==> flow/design.v <==
module neuron_intra_Nbits #(
    parameter N = 16,
    parameter N_INPUTS = 16,
    parameter LOG_N_INPUTS = 4  
) (
    input  wire                         clk,
    input  wire                         rst,
    input  wire                         en,
    input  wire signed [N*N_INPUTS-1:0] W,     
    input  wire signed [N*N_INPUTS-1:0] X_N,   
    output reg signed [         N-1:0] Out
);
  wire signed [2*N*N_INPUTS-1:0] prod;
  wire signed [         N-1:0] act_out;
  genvar i;
  generate
    for (i = 0; i < N_INPUTS; i = i + 1) begin : mults
      wire signed [N-1:0] Wi;
      wire signed [N-1:0] Xi;
      assign Wi = W[i*N+:N];
      assign Xi = X_N[i*N+:N];
      assign prod[i*2*N+:2*N] = Wi * Xi;
    end
  endgenerate
  genvar j, k;
  generate
    for (j = 0; j < LOG_N_INPUTS; j = j + 1) begin : ADDER_TREE
      wire signed [2*N*(N_INPUTS >> (j+1))-1:0] sum_stage;
      if(j == 0) begin
        for (k = 0; k < (N_INPUTS >> (j+1)); k = k + 1) begin : STAGE0
          assign sum_stage[2*k*N+:2*N] = prod[2*k*2*N+:2*N] + prod[(2*k+1)*2*N+:2*N];
        end
      end else begin
        for (k = 0; k < (N_INPUTS >> (j+1)); k = k + 1) begin : STAGEJ
          assign sum_stage[2*k*N+:2*N] = ADDER_TREE[j-1].sum_stage[2*k*2*N+:2*N] + ADDER_TREE[j-1].sum_stage[(2*k+1)*2*N+:2*N];
        end
      end
    end
    wire signed [2*N-1:0] sum_all;
    assign sum_all = ADDER_TREE[LOG_N_INPUTS-1].sum_stage;
  endgenerate
  reg signed [2*N-1:0] acc;
  always @(posedge clk or posedge rst) begin
    if (rst) begin
		acc <= 0;
		Out <= 0;
	 end
    else if (en) begin
		acc <= sum_all;
		Out <= act_out;
	 end
  end
  localparam signed [N-1:0] MAX_VAL = {1'b0, {(N-1){1'b1}}};  
  assign act_out = (acc < 0) ? 0 : (acc > MAX_VAL) ? MAX_VAL : acc;
endmodule
; ---- Reports on neuron_intra_Nbits
; Tool output for the design above, in the order of the flow.
; Lines are those of the file above, counted from 1.
; Cell names lack the library's common part.
; A cell with n/a has no value.
[inputs]
top = neuron_intra_Nbits
clk_port = clk
lib = sky130hd
pvt_corner = tt_025C_1v80

; ---- Word-level counts
; Yosys after proc, flatten, opt, wreduce and memory -nomap, before mapping. Enables and synchronous resets that opt folds into registers are not counted as muxes. Memory bits, and registers merged into a memory's read port (data or address), are not among the register bits. Print and check cells are not counted. Equal cells are merged and count once.
[bits]
rom_bits = 0
wordCells = 37
latchBits = 0
reg_bits = 48
output_inout_bits = 16
input_bits = 515
n_memories = 0
ram_bits = 0
clocked_rd_ports_x_width = 0
[classes]
shift = 0
mul = 16
cmp = 2
n_div = 0
n_mux = 2
n_reduce_logical = 0
logic = 0
n_addsub = 15
eq_ne = 0
[ops]
columns = cell, n
row1 = 16-bit by 16-bit multiplier with 32-bit output, 16
row2 = 32-bit adder, 15
row3 = 32-bit by 1-bit < comparator with 1-bit output with constant B, 1
row4 = 32-bit by 16-bit greater-than comparator with 1-bit output with constant B, 1
row5 = 16-bit two-way mux, 2

; ---- Depth
; Depth = most cells in a row (Yosys ltp): at word level without a register or memory, in the mapped netlist without a sequential cell, where the memories' decode and read muxes count.
[logic_depth]
depth_word = 5
abc_area = 0
depth_mapped = 40
depth_no_buf = 39

; ---- Synthesis result
; The flow's flattened synthesis, as Yosys stat reports it; memories are mapped. The netlist is that of the ABC_AREA named above (0 if unset); the other value can give another one.
[mapped]
area_um2 = 157941.5
flip_flops = 48
buf_cells = 522
mapped_cells = 16236
[by_type]
columns = cell_type, n, type_area_um2
row1 = fa_1, 5042, 1.01E+05
row2 = inv_1, 5257, 1.97E+04
row3 = and2_1, 1760, 1.1E+04
row4 = ha_1, 828, 1.04E+04
row5 = nand2_1, 2113, 7.93E+03
row6 = clkbuf_1, 509, 1.91E+03
row7 = xnor2_1, 207, 1.81E+03
row8 = dfrtp_1, 48, 1.2E+03
row9 = nand2b_1, 162, 1.01E+03
row10 = nor2b_1, 73, 456.688
row11 = xor2_1, 34, 297.786
row12 = mux2_2, 25, 281.52
row13 = nor2_1, 48, 180.173
row14 = o31ai_1, 18, 135.13
row15 = a21oi_1, 23, 115.11
row16 = a21o_1, 14, 105.101
row17 = o21ai_0, 19, 95.091
row18 = buf_1, 13, 48.797
; Other cell types: 23; their cells: 43.

; ---- Path before layout
; OpenSTA on the mapped netlist: ideal clock, no wires. The path of least setup slack (recovery checks aside). Input and output delay are each 20% of the period. Register names are those of the netlist, which keeps one name where synthesis merged equal registers.
[synth_timing]
kind = input port to flip-flop
from = input port W[63]
to = register acc[31]
setup_ns = 0.125
arrival_time_ns = 12.563
stages = 35
delay_ns = 9.988
in_delay_ns = 2.700
launch_ns = 2.700
path_slack_ns = 0.812
period_ns = 13.5
n_path_buf = 1
period_less_setup_slack_ns = 12.688
; "delay_ns" is the arrival time less input delay plus setup time.
; "stages": output pins that drive a net of the path, with the launching flip-flop's if there is one; two outputs of one cell count as two.
; "period_less_setup_slack_ns" = period - worst setup slack (recovery checks aside). The figure is calculated, with input and output delays left at 20% of the set period.
; The rows between start and end are the longest chain of elaborated cells between them; the timing report does not say that the signal goes this way. Where chains are equally long, one stands for them.
; Each line given opens the expression or statement behind the cell; cells for indexed reads and writes are added by Yosys, which also makes memories of some case tables.
[synth_between]
cell_sequence = clkbuf_1 -> nand2_1 -> inv_1 -> fa_1 -> fa_1 -> inv_1 -> fa_1 -> fa_1 -> fa_1 -> fa_1 -> inv_1 -> fa_1 -> inv_1 -> fa_1 -> inv_1 -> fa_1 -> fa_1 -> fa_1 -> fa_1 -> inv_1 -> fa_1 -> inv_1 -> ha_1 -> a21o_1 -> a21o_1 -> a21oi_1 -> o21ai_0 -> a211o_1 -> a21oi_2 -> o21ai_1 -> a21oi_1 -> o21ai_1 -> a21oi_2 -> xnor2_1 -> mux2_2
elab_chain_len = 5
[synth_rtl]
columns = item, line_no
row1 = from (decl), 9  ; input  wire signed [N*N_INPUTS-1:0] W,
row2 = 16-bit by 16-bit multiplier with 32-bit output, 22  ; assign prod[i*2*N+:2*N] = Wi * Xi;
row3 = 32-bit adder, 31  ; assign sum_stage[2*k*N+:2*N] = prod[2*k*2*N+:2*N] + prod[(2*k+1)*2*N+:2*N];
row4 = 32-bit adder x3, 35  ; assign sum_stage[2*k*N+:2*N] = ADDER_TREE[j-1].sum_stage[2*k*2*N+:2*N] + ADDER_TREE[j-1].sum_stage[(2*k+1)*2*N ...
row5 = to (assign), 45  ; acc <= 0;
row6 = to (assign), 49  ; acc <= sum_all;
row7 = to (decl), 42  ; reg signed [2*N-1:0] acc;

; ---- Timing after layout
; From the final timing report of flow run A: the path of least setup slack in the routed layout; clock arrival at registers is part of the times.
[layout_timing]
kind = input port to flip-flop
from = input port X_N[222]
to = register acc[31]
n_path_buf = 2
setup_ns = 0.11
period_ns = 13.8
path_slack_ns = 0.00
launch_ns = 2.76
in_delay_ns = 2.76
arrival_time_ns = 14.02
stages = 33
; The rows between start and end are the longest chain of elaborated cells between them; the timing report does not say that the signal goes this way. Where chains are equally long, one stands for them.
[layout_between]
cell_sequence = clkdlybuf4s15_1 -> clkbuf_2 -> and2_1 -> fa_1 -> fa_1 -> inv_1 -> fa_1 -> inv_1 -> fa_1 -> fa_1 -> fa_1 -> fa_2 -> fa_1 -> fa_2 -> fa_2 -> fa_1 -> fa_1 -> inv_1 -> fa_1 -> inv_2 -> ha_4 -> a21o_1 -> a21o_1 -> a21oi_2 -> o21ai_1 -> a211o_1 -> a21oi_4 -> o21ai_1 -> a21oi_2 -> o21ai_1 -> a21oi_2 -> xnor2_2 -> mux2_2
elab_chain_len = 5
[layout_rtl]
columns = item, line_no
row1 = from (decl), 10  ; input  wire signed [N*N_INPUTS-1:0] X_N,
row2 = 16-bit by 16-bit multiplier with 32-bit output, 22  ; assign prod[i*2*N+:2*N] = Wi * Xi;
row3 = 32-bit adder, 31  ; assign sum_stage[2*k*N+:2*N] = prod[2*k*2*N+:2*N] + prod[(2*k+1)*2*N+:2*N];
row4 = 32-bit adder x3, 35  ; assign sum_stage[2*k*N+:2*N] = ADDER_TREE[j-1].sum_stage[2*k*2*N+:2*N] + ADDER_TREE[j-1].sum_stage[(2*k+1)*2*N ...
row5 = to (assign), 45  ; acc <= 0;
row6 = to (assign), 49  ; acc <= sum_all;
row7 = to (decl), 42  ; reg signed [2*N-1:0] acc;

; Module neuron_intra_Nbits, platform sky130hd: 5 stored runs of the flow (Yosys, OpenROAD) with differing settings, in no particular order. Input and output delays are each 20% of the period that was set; the output load is 0.01 pF.
; "timing.worst_path_ns" is the time allowed to the run's worst setup path (the clock period less input and output delay, where it has them) less its slack. Clock arrival times count: a late capture clock shortens it, a late launch clock lengthens it.

[flow run A: settings]
CAP_MARGIN = 20
CELL_PAD_IN_SITES_DETAIL_PLACEMENT = 0
CELL_PAD_IN_SITES_GLOBAL_PLACEMENT = 1
CORE_UTILIZATION = 24
CTS_CLUSTER_SIZE = 10
GPL_ROUTABILITY_DRIVEN = 1
GPL_TIMING_DRIVEN = 0
HOLD_SLACK_MARGIN = -0.09
MAX_ROUTING_LAYER = met4
MIN_ROUTING_LAYER = met2
PLACE_DENSITY_LB_ADDON = 0.09
SETUP_SLACK_MARGIN = 1.87
TNS_END_PERCENT = 35
period_ns = 13.8
CORE_MARGIN = 2
SLEW_MARGIN = 20
[flow run A: results]
synthArea_um2 = 157941.5
die_um2 = 664592.0
finish.stdcell_area_um2 = 177542.0
fin_ws_ns = 0.002
hold_worst_slack_ns = 0.498
timing.worst_path_ns = 11.04
path_kind = input port to flip-flop

[flow run B: settings]
CORE_UTILIZATION = 40
period_ns = 13.5
CAP_MARGIN = 20
CORE_MARGIN = 2
SLEW_MARGIN = 20
[flow run B: results]
synthArea_um2 = 157941.5
die_um2 = 399898.0
finish.stdcell_area_um2 = 175932.0
fin_ws_ns = 0.330
hold_worst_slack_ns = 0.487
timing.worst_path_ns = 10.47
path_kind = input port to flip-flop

[flow run C: settings]
CELL_PAD_IN_SITES_DETAIL_PLACEMENT = 1
CORE_MARGIN = 6
CORE_UTILIZATION = 59
HOLD_SLACK_MARGIN = 0.18
MAX_ROUTING_LAYER = met5
PLACE_DENSITY_LB_ADDON = 0.26
SLEW_MARGIN = 10
period_ns = 14.7
CAP_MARGIN = 20
[flow run C: results]
outcome = stopped before the end: routing reported ODB-0269

[flow run D: settings]
CAP_MARGIN = 10
CORE_ASPECT_RATIO = 1.67
CORE_MARGIN = 10
CORE_UTILIZATION = 28
CTS_CLUSTER_DIAMETER = 264
CTS_CLUSTER_SIZE = 71
GPL_ROUTABILITY_DRIVEN = 0
HOLD_SLACK_MARGIN = -0.1
MAX_ROUTING_LAYER = met4
PLACE_DENSITY_LB_ADDON = 0.07
SLEW_MARGIN = 35
period_ns = 13.5
[flow run D: results]
synthArea_um2 = 157941.5
die_um2 = 595511.0
finish.stdcell_area_um2 = 188597.0
fin_ws_ns = 0.285
hold_worst_slack_ns = 0.495
timing.worst_path_ns = 10.52
path_kind = input port to flip-flop

[flow run E: settings]
CAP_MARGIN = 20
CELL_PAD_IN_SITES_DETAIL_PLACEMENT = 0
CELL_PAD_IN_SITES_GLOBAL_PLACEMENT = 1
CORE_UTILIZATION = 24
CTS_CLUSTER_SIZE = 10
GPL_ROUTABILITY_DRIVEN = 1
GPL_TIMING_DRIVEN = 1
HOLD_SLACK_MARGIN = -0.09
MAX_ROUTING_LAYER = met5
MIN_ROUTING_LAYER = met2
PLACE_DENSITY_LB_ADDON = 0.09
SETUP_SLACK_MARGIN = 4.1
TNS_END_PERCENT = 35
period_ns = 13.8
CORE_MARGIN = 2
SLEW_MARGIN = 20
[flow run E: results]
synthArea_um2 = 157941.5
die_um2 = 664592.0
finish.stdcell_area_um2 = 187253.0
fin_ws_ns = 0.775
hold_worst_slack_ns = 0.495
timing.worst_path_ns = 10.27
path_kind = input port to flip-flop
